==> flow/design.v <==
module fir_filter(
    input               		clk,
    input               		n_rst,
    input  		signed	[7:0] 	din,    
    output reg 	signed 	[7:0] 	dout 
);
localparam signed B0 = -24;
localparam signed B1 = -21;
localparam signed B2 =   0;
localparam signed B3 =  37;
localparam signed B4 =  80;
localparam signed B5 = 114;
localparam signed B6 = 127;
reg signed [7:0] din_d;
reg signed [7:0] din_d1;
reg signed [7:0] din_d2;
reg signed [7:0] din_d3;
reg signed [7:0] din_d4;
reg signed [7:0] din_d5;
reg signed [7:0] din_d6;
reg signed [7:0] din_d7;
reg signed [7:0] din_d8;
reg signed [7:0] din_d9;
reg signed [7:0] din_d10;
reg signed [7:0] din_d11;
reg signed [7:0] din_d12;
wire signed [8:0] sum_w0;
wire signed [8:0] sum_w1;
wire signed [8:0] sum_w2;
wire signed [8:0] sum_w3;
wire signed [8:0] sum_w4;
wire signed [8:0] sum_w5;
wire signed [8:0] sum_w6;
wire signed [16:0] mul_0;
wire signed [16:0] mul_1;
wire signed [16:0] mul_2;
wire signed [16:0] mul_3;
wire signed [16:0] mul_4;
wire signed [16:0] mul_5;
wire signed [16:0] mul_6;
reg signed [16:0] mul_0d;
reg signed [16:0] mul_1d;
reg signed [16:0] mul_2d;
reg signed [16:0] mul_3d;
reg signed [16:0] mul_4d;
reg signed [16:0] mul_5d;
reg signed [16:0] mul_6d;
wire signed [17:0] sum_w00;
wire signed [17:0] sum_w01;
wire signed [17:0] sum_w02;
wire signed [17:0] sum_w03;
reg signed [17:0] sum_w00d;
reg signed [17:0] sum_w01d;
reg signed [17:0] sum_w02d;
reg signed [17:0] sum_w03d;
wire signed [18:0] sum_w000;
wire signed [18:0] sum_w001;
wire signed [19:0] sum_all;
wire signed [7:0] sum_finish;
always @(posedge clk or negedge n_rst) begin
	if (!n_rst) begin 
		din_d <= 8'h0;
	end
	else begin 
		din_d <= din;
	end
end
always @(posedge clk or negedge n_rst) begin
    if (!n_rst) begin 
        dout <= 8'sd0;
	end
    else begin 
        dout <= sum_finish;
	end
end
always @(posedge clk or negedge n_rst) begin
    if (!n_rst) begin
        din_d1  <= 8'sd0; 
        din_d2  <= 8'sd0; 
        din_d3  <= 8'sd0; 
        din_d4  <= 8'sd0;
        din_d5  <= 8'sd0; 
        din_d6  <= 8'sd0; 
        din_d7  <= 8'sd0; 
        din_d8  <= 8'sd0;
        din_d9  <= 8'sd0; 
        din_d10 <= 8'sd0; 
        din_d11 <= 8'sd0; 
        din_d12 <= 8'sd0;
    end else begin
        din_d1  <= din_d;
        din_d2  <= din_d1;
        din_d3  <= din_d2;
        din_d4  <= din_d3;
        din_d5  <= din_d4;
        din_d6  <= din_d5;
        din_d7  <= din_d6;
        din_d8  <= din_d7;
        din_d9  <= din_d8;
        din_d10 <= din_d9;
        din_d11 <= din_d10;
        din_d12 <= din_d11;
    end
end
assign sum_w0 = $signed(din_d) + $signed(din_d12);
assign sum_w1 = $signed(din_d1) + $signed(din_d11);
assign sum_w2 = $signed(din_d2) + $signed(din_d10);
assign sum_w3 = $signed(din_d3) + $signed(din_d9);
assign sum_w4 = $signed(din_d4) + $signed(din_d8);
assign sum_w5 = $signed(din_d5) + $signed(din_d7);
assign sum_w6 = {din_d6[7], din_d6};   
assign mul_0 = $signed(B0) * $signed(sum_w0);
assign mul_1 = $signed(B1) * $signed(sum_w1);
assign mul_2 = $signed(B2) * $signed(sum_w2);
assign mul_3 = $signed(B3) * $signed(sum_w3);
assign mul_4 = $signed(B4) * $signed(sum_w4);
assign mul_5 = $signed(B5) * $signed(sum_w5);
assign mul_6 = $signed(B6) * $signed(sum_w6);
always @(posedge clk or negedge n_rst) begin
    if (!n_rst) begin 
        mul_0d <= 17'sd0;
        mul_1d <= 17'sd0;
        mul_2d <= 17'sd0;
        mul_3d <= 17'sd0;
        mul_4d <= 17'sd0;
        mul_5d <= 17'sd0;
        mul_6d <= 17'sd0;
    end 
	else begin 
        mul_0d <= mul_0;
        mul_1d <= mul_1;
        mul_2d <= mul_2;
        mul_3d <= mul_3;
        mul_4d <= mul_4;
        mul_5d <= mul_5;
        mul_6d <= mul_6;
    end
end
assign sum_w00 = $signed(mul_0d) + $signed(mul_1d); 
assign sum_w01 = $signed(mul_2d) + $signed(mul_3d); 
assign sum_w02 = $signed(mul_4d) + $signed(mul_5d);
assign sum_w03 = $signed(mul_6d);
always @(posedge clk or negedge n_rst) begin
    if (!n_rst) begin
        sum_w00d <= 18'sd0;
        sum_w01d <= 18'sd0;
        sum_w02d <= 18'sd0;
        sum_w03d <= 18'sd0;
    end 
	else begin
        sum_w00d <= sum_w00;
        sum_w01d <= sum_w01;
        sum_w02d <= sum_w02;
        sum_w03d <= sum_w03;
    end
end
assign sum_w000 = $signed(sum_w00d) + $signed(sum_w01d); 
assign sum_w001 = $signed(sum_w02d) + $signed(sum_w03d);
assign sum_all = $signed(sum_w000) + $signed(sum_w001);
assign sum_finish =	((sum_all[19]) && (sum_all[18:16] != 3'b111))? 8'h81 : 
 					((!sum_all[19]) && (sum_all[18:16] != 3'b000))? 8'h7F : sum_all[16:9];
endmodule
=== From RTL to reports: fir_filter ===
The steps from the RTL of fir_filter to its reports follow in flow order.
Lines are those of the file above, counted from 1.
Operators carry their Yosys type and port widths (W data, S select, Z words).
Cell names lack the library's common part.
Not given: -

* Design top: fir_filter
* Clock: clk
* Standard-cell library: sky130hd
* Corner: tt_025C_1v80

=== Elaborated design ===
Counts by Yosys on the flattened word-level netlist (proc, flatten, opt, wreduce; memories kept). Register bits leave out memories and registers merged into their read ports (data or address); mux counts leave out enables and synchronous resets folded into registers. Print and check cells are left out. Cells with the same type and inputs are merged into one.

* Register bits: 266
* Output and inout port bits: 8
* Cells after elaboration: 47
* Input port bits: 10

* $mul: 6
* Equality and inequality tests: 1
* Mux-type cells: 2
* Add/subtract/negate cells: 10
* Reductions and logical operators: 4

{| class="wikitable"
|+ Operators by type and width
! cell !! number
|-
| $mul A7 B9 Y16 const A || 2
|-
| $mul A8 B8 Y16 const A || 1
|-
| $mul A6 B9 Y15 const A || 1
|-
| $mul A4 B9 Y13 const A || 1
|-
| $add A8 B8 Y9 || 5
|-
| $mul A3 B9 Y12 const A || 1
|-
| $add A19 B19 Y20 || 1
|-
| $add A18 B16 Y19 || 1
|-
| $add A17 B17 Y18 || 1
|-
| $add A16 B16 Y17 || 1
|-
| $add A15 B15 Y16 || 1
|-
| $mux W8 || 2
|-
| $ne A3 B3 Y1 const B || 1
|-
| $reduce_bool A3 Y1 || 1
|-
| $logic_and A1 B1 Y1 || 2
|-
| $logic_not A1 Y1 || 1
|}

=== Depth ===
Yosys ltp: most cells in a row. Word level: on the elaborated netlist, between registers, memories and ports. Mapped: between sequential cells and ports; inverters and the memories' decode and read muxes count.

* Word-level depth: 6
* ABC_AREA: 1
* Mapped depth: 29
* Mapped depth without buffers: 29

=== After synthesis ===
Source: synth_stat.txt of the flow (Yosys; design flattened, memories mapped). It holds for the ABC_AREA given above (unset counts as 0); a run with the other value may have another netlist.
Totals and module areas in this step are rounded.

{| class="wikitable"
|+ Cell types
! type !! number !! total area (µm²)
|-
| dfrtp_1 || 263 || 6.58E+03
|-
| ha_1 || 277 || 3.47E+03
|-
| fa_1 || 84 || 1.68E+03
|-
| inv_1 || 300 || 1,126.08
|-
| xor2_1 || 94 || 823.29
|-
| nand2_1 || 217 || 814.531
|-
| a21oi_1 || 117 || 585.562
|-
| xnor2_1 || 36 || 315.302
|-
| nand3_1 || 52 || 260.25
|-
| nor2_1 || 56 || 210.202
|-
| o21ai_0 || 36 || 180.173
|-
| o21bai_1 || 16 || 120.115
|-
| o2111ai_1 || 8 || 70.067
|-
| a31oi_1 || 10 || 62.56
|-
| nand4_1 || 10 || 62.56
|-
| a21o_1 || 8 || 60.058
|-
| nand2_2 || 6 || 37.536
|-
| nor3_1 || 6 || 30.029
|}

Not listed: further types 20, cells in them 32.

* Buffer cells: 0
* Mapped cells: 1,628
* Mapped area: 16,760 µm²
* Area of sequential cells: 6,581 µm²
* Flip-flops: 263

=== Path before layout ===
Source: OpenSTA report_checks on the synthesized netlist (no wires, ideal clock, input and output delay 20% of the period each), path of least setup slack; recovery checks are left aside. Register names are those of the netlist, which keeps one name where synthesis merged equal registers.

* Path kind: register -> register
* From: register din_d1[0]
* To: register mul_1d[13]
* Buffers on the path: 0
* Path delay: 4.995 ns
* Data arrival time: 4.915 ns
* Library setup time: 0.080 ns
* Period: 6.0 ns
* Time at the first pin: 0.000 ns
* Required time: 5.920 ns
* Stages: 25
* Setup slack: 1.005 ns
* Synthesis period reached: 4.995 ns

"path delay" is the arrival time less input delay plus setup time.
"stages" counts driving pins, that of a launching flip-flop among them; a cell with two outputs on the path counts twice.
"synthesis period reached" = period - worst setup slack (recovery checks aside). The figure is calculated, with input and output delays left at 20% of the set period.
The rows between start and end are the longest chain of elaborated cells between them; the timing report does not say that the signal goes this way. Where chains are equally long, one stands for them.
Each line given opens the expression or statement behind the cell; cells for indexed reads and writes are added by Yosys, which also makes memories of some case tables.

* Cell sequence: dfrtp_1 > ha_1 > fa_1 > a21oi_1 > o21bai_1 > a21oi_1 > o21bai_1 > nand2_1 > a22oi_1 > inv_1 > ha_1 > inv_1 > fa_1 > fa_1 > inv_1 > ha_1 > ha_1 > a21oi_1 > o21ai_0 > a21oi_1 > o21ai_0 > nand2_1 > nand2_1 > a21oi_1 > xnor2_1
* Cells in the longest elaborated chain: 2
* Elaborated cells on any way between the ends: 2
* RTL lines with such cells: 2
* Classes of those cells: add/sub: 1; mul: 1

{| class="wikitable"
|+ Ends and longest elaborated chain, after synthesis
! what !! line !! source
|-
| start: declaration || 15 || <nowiki>reg signed [7:0] din_d1;</nowiki>
|-
| start: assignment || 78 || <nowiki>din_d1  <= 8'sd0;</nowiki>
|-
| start: assignment || 91 || <nowiki>din_d1  <= din_d;</nowiki>
|-
| $add A8 B8 Y9 || 106 || <nowiki>assign sum_w1 = $signed(din_d1) + $signed(din_d11);</nowiki>
|-
| $mul A6 B9 Y15 || 113 || <nowiki>assign mul_1 = $signed(B1) * $signed(sum_w1);</nowiki>
|-
| end: assignment || 122 || <nowiki>mul_1d <= 17'sd0;</nowiki>
|-
| end: assignment || 131 || <nowiki>mul_1d <= mul_1;</nowiki>
|-
| end: declaration || 42 || <nowiki>reg signed [16:0] mul_1d;</nowiki>
|}

=== Worst path after layout ===
From the final timing report of run A: the path of least setup slack in the routed layout; clock arrival at registers is part of the times.

* Path kind: register -> register
* From: register din_d11[0]
* To: register mul_1d[13]
* Setup slack: 0.52 ns
* Time at the first pin: 0.56 ns
* Required time: 6.45 ns
* Stages: 25
* Data arrival time: 5.92 ns
* Period: 6.0 ns
* Buffers on the path: 0
* Library setup time: 0.11 ns

The rows between start and end are the longest chain of elaborated cells between them; the timing report does not say that the signal goes this way. Where chains are equally long, one stands for them.

* Cell sequence: dfrtp_1 > ha_1 > fa_1 > a21oi_1 > o21bai_1 > a21oi_1 > o21bai_1 > nand2_1 > a22oi_1 > inv_1 > ha_1 > inv_1 > fa_1 > fa_1 > inv_1 > ha_1 > ha_1 > a21oi_1 > o21ai_0 > a21oi_1 > o21ai_0 > nand2_1 > nand2_1 > a21oi_1 > xnor2_1
* Cells in the longest elaborated chain: 2
* Elaborated cells on any way between the ends: 2
* RTL lines with such cells: 2
* Classes of those cells: add/sub: 1; mul: 1

{| class="wikitable"
|+ Ends and longest elaborated chain, post-layout
! what !! line !! source
|-
| start: declaration || 25 || <nowiki>reg signed [7:0] din_d11;</nowiki>
|-
| start: assignment || 88 || <nowiki>din_d11 <= 8'sd0;</nowiki>
|-
| start: assignment || 101 || <nowiki>din_d11 <= din_d10;</nowiki>
|-
| $add A8 B8 Y9 || 106 || <nowiki>assign sum_w1 = $signed(din_d1) + $signed(din_d11);</nowiki>
|-
| $mul A6 B9 Y15 || 113 || <nowiki>assign mul_1 = $signed(B1) * $signed(sum_w1);</nowiki>
|-
| end: assignment || 122 || <nowiki>mul_1d <= 17'sd0;</nowiki>
|-
| end: assignment || 131 || <nowiki>mul_1d <= mul_1;</nowiki>
|-
| end: declaration || 42 || <nowiki>reg signed [16:0] mul_1d;</nowiki>
|}

Lab notebook: fir_filter

Measured results for fir_filter: 3 stored runs of the Yosys and OpenROAD flow on sky130hd. The settings differ; the order carries no meaning. The constraints put input and output delay at 20% of the set period each and load the outputs with 0.01 pF.
"clock period reached": clock period set for the run, less the worst setup slack. It is reckoned from that one timing run; input and output delays stay at 20% of the period that was set.
By "time of the worst setup path" is meant the share of the clock period that the worst setup path is allowed (20% is reserved at inputs, 20% at outputs), minus its slack. Clock arrival times at its registers enter into it.
Results are given in rounded form.

=== Run A ===
{| class="wikitable"
! Setting !! Value
|-
| ABC_AREA || 1
|-
| CORE_ASPECT_RATIO || 0.72
|-
| CORE_MARGIN || 10
|-
| GPL_TIMING_DRIVEN || 0
|-
| MIN_ROUTING_LAYER || met2
|-
| SLEW_MARGIN || 35
|-
| period_ns || 6.0
|-
| CAP_MARGIN || 20
|-
| CORE_UTILIZATION || 40
|-
! Result !! Value
|-
| Chip area in the Yosys report || 16,760 µm²
|-
| Area of the die || 50,590 µm²
|-
| Utilization after routing || 45.2%
|-
| Worst setup slack after layout || 0.523 ns
|-
| Total negative setup slack || 0.000 ns
|-
| Worst hold slack in the final report || 0.341 ns
|-
| Clock period reached || 5.477 ns
|-
| Time of the worst setup path || 5.48 ns
|-
| Class of the worst setup path || register -> register
|}

=== Run B ===
{| class="wikitable"
! Setting !! Value
|-
| CELL_PAD_IN_SITES_DETAIL_PLACEMENT || 1
|-
| CORE_UTILIZATION || 66
|-
| CTS_CLUSTER_DIAMETER || 191
|-
| CTS_CLUSTER_SIZE || 40
|-
| GPL_TIMING_DRIVEN || 0
|-
| MIN_ROUTING_LAYER || met1
|-
| PLACE_DENSITY_LB_ADDON || 0.16
|-
| SLEW_MARGIN || 40
|-
| TNS_END_PERCENT || 5
|-
| period_ns || 9.52
|-
| CAP_MARGIN || 20
|-
| CORE_MARGIN || 2
|-
! Result !! Value
|-
| Chip area in the Yosys report || 16,040 µm²
|-
| Area of the die || 25,570 µm²
|-
| Utilization after routing || 70.7%
|-
| Worst setup slack after layout || 3.172 ns
|-
| Total negative setup slack || 0.000 ns
|-
| Worst hold slack in the final report || 0.363 ns
|-
| Clock period reached || 6.348 ns
|-
| Time of the worst setup path || 6.35 ns
|-
| Class of the worst setup path || register -> register
|}

=== Run C ===
{| class="wikitable"
! Setting !! Value
|-
| CORE_UTILIZATION || 48
|-
| period_ns || 5.55
|-
| CAP_MARGIN || 20
|-
| CORE_MARGIN || 2
|-
| SLEW_MARGIN || 20
|-
! Result !! Value
|-
| Chip area in the Yosys report || 16,040 µm²
|-
| Area of the die || 34,900 µm²
|-
| Utilization after routing || 55.0%
|-
| Worst setup slack after layout || 0.373 ns
|-
| Total negative setup slack || 0.000 ns
|-
| Worst hold slack in the final report || 0.335 ns
|-
| Clock period reached || 5.177 ns
|-
| Time of the worst setup path || 5.18 ns
|-
| Class of the worst setup path || register -> register
|}
